==> flow/design.v <==
`timescale 1ns/1ns
module adder_1(input[11:0] a ,output[11:0] out);
	wire[11:0] b = 12'b000000000001;
	assign out = a + b;
endmodule
module adder(input[11:0] a , b , output[11:0] out);
	assign out = a + b ;
endmodule
`timescale 1ns/1ns
module alu(input[2:0] fun , input[7:0] a,b ,input cin , output logic[7:0] out , output logic zero,cout);
	always @(fun,a,b,cin)begin
    cout = 1'b0;
    case(fun)
      3'b000 : {cout,out} = a + b ;
      3'b001 : {cout,out} = a + b + cin;
      3'b010 : {cout,out} = a - b;
		  3'b011 : {cout,out} = a - b + cin;
		  3'b100 : out = a & b;
		  3'b101 : out = a | b;
		  3'b110 : out = a ^ b;
		  3'b111 : out = ~(a & b);
    endcase
	end
  assign zero = (out == 8'b0) ? 1 : 0;
endmodule
module controller(input[5:0] code,input ze,c,rst,output reg pop,push,memorywrite,memoryread,writeReg,selRR2,selALU2,selpc,ldz,ldc,selz,selc,output reg [1:0] selWD,selRet,output reg [2:0]ALUfn);
  always @(ze,c,code,rst)begin
    pop <= 1'b0;
    push <= 1'b0;
    memorywrite <= 1'b0;
    memoryread <= 1'b0;
    writeReg<= 1'b0;
    selRR2<= 1'b0;
    selALU2<= 1'b0;
    selRet<= 2'b00;
    selpc<= 1'b0;
    ldz<= 1'b0;
    ldc<= 1'b0;
    selz <= 1'b0;
    selc <= 1'b0;
    selWD<= 2'b00;
    ALUfn <= 3'b000;
    if (~rst)begin
    if (code[5:4] == 2'b00) begin
      ALUfn <= code[3:1];
      ldz <= 1'b1;
      ldc <= 1'b1;
      selALU2 <= 1'b1;
      writeReg <= 1'b1;
    end
    if (code [5:4] == 2'b01) begin
      ALUfn <= code[3:1];
      ldz <= 1'b1;
      ldc <= 1'b1;
      writeReg <= 1'b1;
    end
    if (code[5:3] == 3'b110) begin
      selz <= 1'b1;
      selc <= 1'b1;
      ldz <= 1'b1;
      ldc <= 1'b1;
      selWD <= 2'b10;
      writeReg <= 1'b1;
    end
    if (code[5:3] == 3'b100) begin
      selRR2 <= 1'b1;
      ALUfn <= 3'b000;
      if (code [2:1] == 2'b00) begin
        memoryread <= 1'b1;
        selWD<= 2'b01;
        writeReg <= 1'b1;
      end
      if (code [2:1] == 2'b01)begin
        memorywrite<= 1'b1;
      end
    end
    if (code[5:3] == 3'b101) begin
      case(code[2:1])
        2'b00 : selpc <= ze?1:0;
        2'b01 : selpc <= ze?0:1;
        2'b10 : selpc <= c?1:0;
        2'b11 : selpc <= c?0:1;
      endcase
    end
    if (code[5:2] == 4'b1110)begin
      selRet <= 2'b10;
      selpc <= 1'b1;
      if (code[1] == 1'b1)
        push <= 1'b1;
    end
    if (code[5:0] == 6'b111100) begin
      pop <= 1'b1;
      selRet <=2'b01;
    end
    end
  end
endmodule
`timescale 1ns / 1ns
module signExtender(extend, extended );
	input[7:0] extend;
	output[11:0] extended;
	assign extended[7:0] = extend[7:0];
	assign extended[11:8] = {4{extend[7]}};
endmodule
module ff(input in,ld,clk,rst,output logic out);
  always@(posedge clk,posedge rst) begin
    if(rst)
      out <= 1'b0;
    else if(ld)
      out <= in;
  end
endmodule
`timescale 1ns/1ns
module mux2_12(input[11:0] a , b ,input sel , output[11:0] out);
	assign out = (sel) ? b : a ;
endmodule
module mux2_8(input[7:0] a , b , input sel , output[7:0] out);
	assign out = (sel) ? b : a ;
endmodule
module mux2_3(input[2:0] a , b , input sel , output[2:0] out);
	assign out = (sel) ? b : a ;
endmodule
module mux2_1(input a , b , input sel , output out);
	assign out = (sel) ? b : a ;
endmodule
module mux3(input[7:0] a , b , c,input[1:0] sel,output[7:0] out);
  assign out = (sel == 2'b00)?a:(sel == 2'b01)? b:c;
endmodule
module mux3_12(input[11:0] a , b , c,input[1:0] sel,output[11:0] out);
  assign out = (sel == 2'b00)?a:(sel == 2'b01)? b:c;
endmodule
module pc(input[11:0] in,input clk,rst,output logic[11:0] pc);
  always@(posedge clk,posedge rst)begin
    if (rst)
      pc <= 12'b0;
    else
      pc <= in;
  end
endmodule
module registerFile(input[2:0] RR1,RR2,WR,input[7:0] WD,input W,clk,rst,output logic [7:0] RD1,RD2);
  logic[7:0][7:0] registers;
  assign RD1 = registers[RR1];
  assign RD2 = registers[RR2];
  always @(posedge clk,posedge rst)begin
    if (rst)
      registers <= '0;
    else if (W)
      registers[WR] <= WD;
  end
endmodule
`timescale 1ns/1ns
module shiftReg(input[7:0] Data,input[2:0]sc,input[1:0]fn,output logic[7:0] out,output logic c,z);
  logic [15:0] rotl, rotr;
  assign rotl = {Data, Data} << sc;
  assign rotr = {Data, Data} >> sc;
  always@(*)begin
    c = 1'b0;
    case (fn)
      2'b00 : begin
        out = Data << sc;
        if (sc != 3'd0) c = Data[3'd0 - sc];
      end
      2'b01 : begin
        out = Data >> sc;
        if (sc != 3'd0) c = Data[sc - 3'd1];
      end
      2'b10 : out = rotl[15:8];
      default : out = rotr[7:0];
    endcase
  end
  assign z = out?0:1;
endmodule
module stack(input[11:0] in,input push,pop,clk,rst,output logic[11:0] out);
  logic[7:0][11:0] memory;
  assign out = memory[0];
  always@(posedge clk,posedge rst)begin
    if (rst)
      memory <= '0;
    else begin
      if(pop)begin
        for (int i=1; i<8; i++)begin
          memory[i-1] <= memory[i];
        end
        memory[7] <= 12'b0;
      end
      else if (push)begin
        for (int i=0; i<7; i++)begin
          memory[7-i] <= memory[6-i];
        end
        memory[0] <= in;
      end
    end
  end
endmodule
module datapath(input pop,push,memorywrite,memoryread,writeReg,selRR2,selALU2,selpc,ldz,ldc,selz,selc,input [1:0] selWD,selRet,input  [2:0]ALUfn,input clk,rst, output ze,c,output [5:0] code,
                output [11:0] imem_addr, input [18:0] imem_data, output [7:0] dmem_addr, dmem_wdata, input [7:0] dmem_rdata);
  wire [11:0] pc_1 , ret;
  stack Stack(pc_1,push,pop,clk,rst,ret);
  wire[11:0] f_pc,next_pc;
  wire [18:0] ins;
  mux3_12 pc_ret(f_pc , ret , ins[11:0] , selRet ,next_pc);
  wire[11:0] pc;
  pc PC(next_pc ,clk,rst,pc);
  assign imem_addr = pc;
  assign ins = imem_data;
  wire [11:0]extended;
  signExtender Ex(ins[7:0], extended );
  adder_1 In(pc ,pc_1);
  wire[11:0] apc;
  adder Add(pc_1 , extended , apc);
  mux2_12 pc1_apc(pc_1 , apc , selpc , f_pc);
  wire [2:0] RR2;
  mux2_3 sel_RR2(ins[7:5] , ins[13:11] , selRR2, RR2);
  wire [7:0] Out,RD,ALUOut,WD;
  mux3 sel_WD( ALUOut,RD,Out, selWD,WD);
  wire[7:0] RD1,RD2;
  registerFile RF(ins[10:8],RR2,ins[13:11],WD,writeReg,clk,rst,RD1,RD2);
  wire[7:0] ALU2;
  mux2_8 sel_ALU2(ins[7:0] , RD2, selALU2,ALU2);
  wire zero,carry;
  alu Alu(ALUfn ,RD1,ALU2 ,c ,ALUOut ,zero,carry);
  wire shc,shz;
  shiftReg Shr(RD1,ins[7:5],ins[15:14],Out,shc,shz);
  wire ff1;
  mux2_1 sel_z(zero,shz,selz , ff1);
  ff ff_z(ff1,ldz,clk,rst,ze);
  wire ff2;
  mux2_1 sel_c(carry,shc,selc , ff2);
  ff ff_c(ff2,ldc,clk,rst,c);
  assign dmem_addr = ALUOut;
  assign dmem_wdata = RD2;
  assign RD = dmem_rdata;
  assign code = ins[18:13];
endmodule
`timescale 1ns/1ns
module CPU(input clk,rst,
           output [11:0] imem_addr, input [18:0] imem_data,
           output [7:0] dmem_addr, dmem_wdata, output dmem_we, dmem_re, input [7:0] dmem_rdata);
  wire pop,push,memorywrite,memoryread,writeReg,selRR2,selALU2,selpc,ldz,ldc,selz,selc;
  wire[1:0] selWD,selRet;
  wire[2:0] ALUfn;
  wire ze,c;
  wire[5:0] code;
  datapath dp(pop,push,memorywrite,memoryread,writeReg,selRR2,selALU2,selpc,ldz,ldc,selz,selc,selWD,selRet,ALUfn,clk,rst, ze,c,code,
              imem_addr, imem_data, dmem_addr, dmem_wdata, dmem_rdata);
  controller cl( code, ze,c,rst, pop,push,memorywrite,memoryread,writeReg,selRR2,selALU2,selpc,ldz,ldc,selz,selc,selWD,selRet,ALUfn);
  assign dmem_we = memorywrite;
  assign dmem_re = memoryread;
endmodule
# --- Step by step through the tools: CPU ---
# Tool output for the design above before and after an edit, in the order of the flow.
# "before" refers to lines of the RTL above, "after" to lines of the edited file.
# "diff" is "after" less "before", of the values as shown; "change_rel_pct" is that difference over "before", in percent.
# Operators carry their Yosys type and port widths (W data, S select, Z words).
# Cell names lack the library's common part.
design:
  top_module: "CPU"
  clk_port: "clk"
  lib: "sky130hd"
  lib_corner: "tt_025C_1v80"

# --- Edit of the RTL ---
# Unified diff, file above to edited file.
# This change comes from a script, not from a designer. The edited design behaves differently; no optimisation was intended.
# begin of diff
@@ -165,5 +165,4 @@
         if (sc != 3'd0) c = Data[sc - 3'd1];
       end
-      2'b10 : out = rotl[15:8];
       default : out = rotr[7:0];
     endcase
# end of diff

# --- After elaboration ---
# Counts by Yosys on the flattened word-level netlist (proc, flatten, opt, wreduce; memories kept). Register bits leave out memories and registers merged into their read ports (data or address). Print and check cells are left out. Cells with the same type and inputs are merged into one.
classes:
  columns: ["item", "before", "after", "diff", "change_rel_pct"]
  rows:
  - ["add_sub_neg", 9, 9, 0, 0.00]
  - ["n_eq", 18, 18, 0, 0.00]
  - ["shift", 10, 9, -1, -10.00]
  - ["n_mux", 75, 75, 0, 0.00]
  - ["bitwise", 7, 7, 0, 0.00]
  - ["reduce_and_logical", 10, 10, 0, 0.00]
op_table:
  columns: ["operator", "before", "after", "diff", "change_rel_pct"]
  rows:
  - ["$pmux W8 S3", 1, 0, -1, -100.00]
  - ["$shl A16 B3 Y16", 1, 0, -1, -100.00]
  - ["$pmux W8 S2", 0, 1, 1, null]
# Unchanged operator kinds not shown: 45.
bits:
  columns: ["item", "before", "after", "diff", "change_rel_pct"]
  rows:
  - ["register_bits", 174, 174, 0, 0.00]
  - ["in_bits", 29, 29, 0, 0.00]
  - ["out_inout_bits", 30, 30, 0, 0.00]
  - ["wordCells", 134, 133, -1, -0.75]

# --- Logic depth ---
# Yosys ltp: most cells in a row. Word level: on the elaborated netlist, between registers, memories and ports. Mapped: between sequential cells and ports; inverters and the memories' decode and read muxes count.
depth:
  columns: ["item", "before", "after", "diff", "change_rel_pct"]
  rows:
  - ["ltp_word", 12, 12, 0, 0.00]
  - ["abc_area", "0", "0", null, null]
  - ["ltp_mapped", 21, 21, 0, 0.00]
  - ["depth_no_buf", 19, 20, 1, 5.26]

# --- Synthesis result ---
# The flow's flattened synthesis, as Yosys stat reports it; memories are mapped. The netlist is that of the ABC_AREA named above (0 if unset); the other value can give another one.
mapped:
  columns: ["item", "before", "after", "diff", "change_rel_pct"]
  rows:
  - ["mapped_cells", 1404, 1351, -53, -3.77]
  - ["area_um2", 12866.1, 12050.3, -815.8, -6.34]
  - ["seq_area_um2", 4354.2, 4354.2, 0.0, 0.00]
  - ["ff_cells", 174, 174, 0, 0.00]
  - ["n_buf", 90, 80, -10, -11.11]
by_type:
  columns: ["cell", "before", "after", "diff", "change_rel_pct"]
  rows:
  - ["nand2_1", 173, 314, 141, 81.50]
  - ["a22oi_1", 3, 74, 71, 2366.67]
  - ["nor2_1", 143, 82, -61, -42.66]
  - ["mux2i_1", 78, 31, -47, -60.26]
  - ["o22ai_1", 50, 9, -41, -82.00]
  - ["o21ai_0", 97, 63, -34, -35.05]
  - ["a31oi_1", 2, 24, 22, 1100.00]
  - ["inv_1", 55, 37, -18, -32.73]
  - ["a22o_1", 25, 7, -18, -72.00]
  - ["mux4_2", 48, 32, -16, -33.33]
  - ["a21oi_1", 44, 32, -12, -27.27]
  - ["o31ai_1", 21, 12, -9, -42.86]
  - ["nand3_1", 27, 35, 8, 29.63]
  - ["buf_2", 15, 7, -8, -53.33]
  - ["and2_1", 9, 2, -7, -77.78]
  - ["mux4_1", 0, 7, 7, null]
  - ["clkbuf_1", 59, 65, 6, 10.17]
  - ["mux2_2", 9, 3, -6, -66.67]
# Unchanged cell types not shown: 14.
# Not every row of either side is listed.
# The figures by module come from a second, unflattened synthesis with its own total; it is not the netlist above.
unflattened:
  columns: ["item", "before", "after", "diff", "change_rel_pct"]
  rows:
  - ["cells_unflattened", 1331, 1308, -23, -1.73]
  - ["area_unflattened_um2", 13309.0, 12993.7, -315.3, -2.37]
# Each row is one instance without its submodules.
modules_before:
  columns: ["mod", "n_inst", "cells", "mod_area_um2", "seq_area_um2"]
  rows:
  - ["stack", 1, 416, 4486.8, 2402.3]
  - ["registerFile", 1, 260, 3644.7, 1601.5]
  - ["alu", 1, 256, 1759.2, 0.0]
  - ["shiftReg", 1, 149, 1183.6, 0.0]
  - ["adder", 1, 59, 503.0, 0.0]
  - ["pc", 1, 13, 304.0, 300.3]
  - ["mux3_12", 1, 39, 249.0, 0.0]
  - ["controller", 1, 33, 205.2, 0.0]
  - ["adder_1", 1, 29, 198.9, 0.0]
  - ["mux2_12", 1, 13, 183.9, 0.0]
  - ["mux3", 1, 26, 172.7, 0.0]
  - ["mux2_8", 1, 9, 131.4, 0.0]
  - ["signExtender", 1, 12, 90.1, 0.0]
  - ["ff", 2, 3, 43.8, 25.0]
# before: Modules not listed: 4.
modules_after:
  columns: ["mod", "n_inst", "cells", "mod_area_um2", "seq_area_um2"]
  rows:
  - ["stack", 1, 416, 4486.8, 2402.3]
  - ["registerFile", 1, 260, 3644.7, 1601.5]
  - ["alu", 1, 256, 1759.2, 0.0]
  - ["shiftReg", 1, 126, 868.3, 0.0]
  - ["adder", 1, 59, 503.0, 0.0]
  - ["pc", 1, 13, 304.0, 300.3]
  - ["mux3_12", 1, 39, 249.0, 0.0]
  - ["controller", 1, 33, 205.2, 0.0]
  - ["adder_1", 1, 29, 198.9, 0.0]
  - ["mux2_12", 1, 13, 183.9, 0.0]
  - ["mux3", 1, 26, 172.7, 0.0]
  - ["mux2_8", 1, 9, 131.4, 0.0]
  - ["signExtender", 1, 12, 90.1, 0.0]
  - ["ff", 2, 3, 43.8, 25.0]
# after: Modules not listed: 4.

# --- Worst setup path after synthesis ---
# Source: OpenSTA report_checks on the synthesized netlist (no wires, ideal clock, input and output delay 20% of the period each), path of least setup slack; recovery checks are left aside. Register names are those of the netlist, which keeps one name where synthesis merged equal registers.
synth_path:
  columns: ["item", "before", "after", "diff", "change_rel_pct"]
  rows:
  - ["path_kind", "input to output", "input to output", null, null]
  - ["start", "input port rst", "input port rst", null, null]
  - ["end", "output port dmem_addr[6]", "output port dmem_addr[7]", null, null]
  - ["clock_period_ns", 7.5, 7.5, 0.0, 0.00]
  - ["in_delay_ns", 1.500, 1.500, 0.000, 0.00]
  - ["output_delay_ns", 1.500, 1.500, 0.000, 0.00]
  - ["launch_ns", 1.500, 1.500, 0.000, 0.00]
  - ["arrival_time_ns", 6.807, 10.332, 3.525, 51.78]
  - ["t_required_ns", 6.000, 6.000, 0.000, 0.00]
  - ["slack_ns", -0.807, -4.332, -3.525, null]
  - ["delay_ns", 5.307, 8.832, 3.525, 66.42]
  - ["stages", 9, 17, 8, 88.89]
  - ["path_buffers", 1, 1, 0, 0.00]
  - ["period_less_setup_slack_ns", 8.307, 11.832, 3.525, 42.43]
# "delay_ns" is the arrival time less input delay plus setup time.
# A path that ends at an output port has no setup time.
# "stages": output pins that drive a net of the path, with the launching flip-flop's if there is one; two outputs of one cell count as two.
# "period_less_setup_slack_ns" is the clock period less the worst setup slack; recovery checks do not enter. This is arithmetic on one report: input and output delays are still those of the set period (20% each).
# Between the ends stands the longest chain of elaborated cells between them, by number of cells; it is not shown to be the way that was timed. Of several equally long chains one is given.
# A line is the first line of the expression or statement that the cell stems from. Yosys adds cells for indexed reads and writes and turns some case tables into memories.
synth_via_before:
  path_cell_list: "clkbuf_1 -> inv_1 -> nand4b_1 -> nor2_1 -> and2_1 -> a211oi_1 -> a21oi_1 -> o21ai_1 -> inv_1"
  elab_chain_len: 7
  cells_between: 23
  classes_between: "4 x add/sub; 7 x eq/ne; 1 x shift; 6 x mux; 4 x logic; 1 x reduce/logical"
synth_rtl_before:
  columns: ["item", "line", "rtl"]
  rows:
  - ["start, declared", 236, "module CPU(input clk,rst,"]
  - ["$mux W1", 43, "if (~rst)begin"]
  - ["$mux W3", 121, "assign out = (sel) ? b : a ;"]
  - ["$shiftx A64 B7 Y8", 143, "assign RD2 = registers[RR2];"]
  - ["$mux W8", 118, "assign out = (sel) ? b : a ;"]
  - ["$sub A8 B8 Y9", 17, "3'b011 : {cout,out} = a - b + cin;"]
  - ["$add A9 B1 Y9", 17, null]
  - ["$pmux W8 S8", 13, "case(fun)"]
  - ["end, declared", 238, "output [7:0] dmem_addr, dmem_wdata, output dmem_we, dmem_re, input [7:0] dmem_rdata);"]
synth_via_after:
  path_cell_list: "inv_1 -> nand2_1 -> nor3_2 -> nor2_1 -> a21oi_2 -> buf_2 -> mux4_2 -> mux2i_1 -> a21oi_1 -> ha_1 -> fa_1 -> or2_2 -> a211o_1 -> a311o_1 -> nor4_1 -> xor2_1 -> o221ai_1"
  elab_chain_len: 7
  cells_between: 23
  classes_between: "4 x add/sub; 7 x eq/ne; 1 x shift; 6 x mux; 4 x logic; 1 x reduce/logical"
synth_rtl_after:
  columns: ["item", "line", "rtl"]
  rows:
  - ["start, declared", 235, "module CPU(input clk,rst,"]
  - ["$mux W1", 43, "if (~rst)begin"]
  - ["$mux W3", 121, "assign out = (sel) ? b : a ;"]
  - ["$shiftx A64 B7 Y8", 143, "assign RD2 = registers[RR2];"]
  - ["$mux W8", 118, "assign out = (sel) ? b : a ;"]
  - ["$sub A8 B8 Y9", 17, "3'b011 : {cout,out} = a - b + cin;"]
  - ["$add A9 B1 Y9", 17, null]
  - ["$pmux W8 S8", 13, "case(fun)"]
  - ["end, declared", 237, "output [7:0] dmem_addr, dmem_wdata, output dmem_we, dmem_re, input [7:0] dmem_rdata);"]

# --- Worst path after layout ---
# From the final timing report of the runs of pair 1: the path of least setup slack in the routed layout; clock arrival at registers is part of the times.
layout_path:
  columns: ["item", "before", "after", "diff", "change_rel_pct"]
  rows:
  - ["path_kind", "input to output", "input to output", null, null]
  - ["start", "input port imem_data[16]", "input port rst", null, null]
  - ["end", "output port dmem_addr[7]", "output port dmem_addr[5]", null, null]
  - ["clock_period_ns", 7.5, 7.5, 0.0, 0.00]
  - ["in_delay_ns", 1.50, 1.50, 0.00, 0.00]
  - ["output_delay_ns", 1.50, 1.50, 0.00, 0.00]
  - ["launch_ns", 1.50, 1.50, 0.00, 0.00]
  - ["arrival_time_ns", 5.81, 5.88, 0.07, 1.20]
  - ["t_required_ns", 6.00, 6.00, 0.00, 0.00]
  - ["slack_ns", 0.19, 0.12, -0.07, null]
  - ["stages", 19, 21, 2, 10.53]
  - ["path_buffers", 6, 6, 0, 0.00]
# Between the ends stands the longest chain of elaborated cells between them, by number of cells; it is not shown to be the way that was timed. Of several equally long chains one is given.
layout_via_before:
  path_cell_list: "dlygate4sd2_1 -> nor4b_4 -> buf_6 -> nor2_2 -> a21oi_4 -> buf_6 -> buf_6 -> mux4_2 -> mux2i_1 -> buf_4 -> a21o_1 -> ha_1 -> or4_4 -> a311o_1 -> mux2_4 -> a2111o_1 -> o221ai_2 -> inv_1 -> buf_2"
  elab_chain_len: 9
  cells_between: 27
  classes_between: "4 x add/sub; 8 x eq/ne; 1 x shift; 9 x mux; 4 x logic; 1 x reduce/logical"
layout_rtl_before:
  columns: ["item", "line", "rtl"]
  rows:
  - ["start, declared", 237, "output [11:0] imem_addr, input [18:0] imem_data,"]
  - ["$eq A3 B3 Y1", 65, "if (code[5:3] == 3'b100) begin"]
  - ["$mux W1", 65, null]
  - ["$mux W1", 43, "if (~rst)begin"]
  - ["$mux W3", 121, "assign out = (sel) ? b : a ;"]
  - ["$shiftx A64 B7 Y8", 143, "assign RD2 = registers[RR2];"]
  - ["$mux W8", 118, "assign out = (sel) ? b : a ;"]
  - ["$sub A8 B8 Y9", 17, "3'b011 : {cout,out} = a - b + cin;"]
  - ["$add A9 B1 Y9", 17, null]
  - ["$pmux W8 S8", 13, "case(fun)"]
  - ["end, declared", 238, "output [7:0] dmem_addr, dmem_wdata, output dmem_we, dmem_re, input [7:0] dmem_rdata);"]
layout_via_after:
  path_cell_list: "dlygate4sd2_1 -> clkinvlp_4 -> nand2_2 -> nor3_4 -> nor2_2 -> a21oi_4 -> buf_12 -> buf_4 -> mux4_2 -> mux2i_1 -> buf_4 -> a21o_1 -> ha_1 -> nor2b_2 -> a211o_1 -> a311o_2 -> buf_4 -> xnor2_1 -> o311ai_1 -> o211a_1 -> dlygate4sd2_1"
  elab_chain_len: 7
  cells_between: 23
  classes_between: "4 x add/sub; 7 x eq/ne; 1 x shift; 6 x mux; 4 x logic; 1 x reduce/logical"
layout_rtl_after:
  columns: ["item", "line", "rtl"]
  rows:
  - ["start, declared", 235, "module CPU(input clk,rst,"]
  - ["$mux W1", 43, "if (~rst)begin"]
  - ["$mux W3", 121, "assign out = (sel) ? b : a ;"]
  - ["$shiftx A64 B7 Y8", 143, "assign RD2 = registers[RR2];"]
  - ["$mux W8", 118, "assign out = (sel) ? b : a ;"]
  - ["$sub A8 B8 Y9", 17, "3'b011 : {cout,out} = a - b + cin;"]
  - ["$add A9 B1 Y9", 17, null]
  - ["$pmux W8 S8", 13, "case(fun)"]
  - ["end, declared", 237, "output [7:0] dmem_addr, dmem_wdata, output dmem_we, dmem_re, input [7:0] dmem_rdata);"]

# --- Layout results ---
# Both versions went through the flow (Yosys, OpenROAD) with the same settings in each pair. Constraints: input delay and output delay 20% of the set period each, output load 0.01 pF.
flow_settings_pair_1:
  CORE_UTILIZATION: 40
  period_ns: 7.5
  CAP_MARGIN: 20
  CORE_MARGIN: 2
  SLEW_MARGIN: 20
results_pair_1:
  columns: ["item", "before", "after", "diff", "change_rel_pct"]
  rows:
  - ["ys_area_um2", 12866.1, 12050.3, -815.8, -6.34]
  - ["total_die_area_um2", 33615.4, 31529.3, -2086.1, -6.21]
  - ["stdcell_area_um2", 15665.0, 14621.5, -1043.5, -6.66]
  - ["finish.utilization_frac", 0.495, 0.493, -0.002, null]
  - ["worstSetupSlack_ns", 0.195, 0.122, -0.073, null]
  - ["final_setup_tns_ns", 0.000, 0.000, 0.000, null]
  - ["worst_hold_slack_ns", 0.487, 0.501, 0.014, null]
  - ["power_total_uw", 5157, 4862, -295, -5.72]
  - ["achieved_clock_period_ns", 7.305, 7.378, 0.073, 1.00]
# "achieved_clock_period_ns" = clock period - worst setup slack. The figure is calculated, with input and output delays left at 20% of the set period.
# "power_total_uw" is the tool's figure for a default switching activity; nothing was simulated.
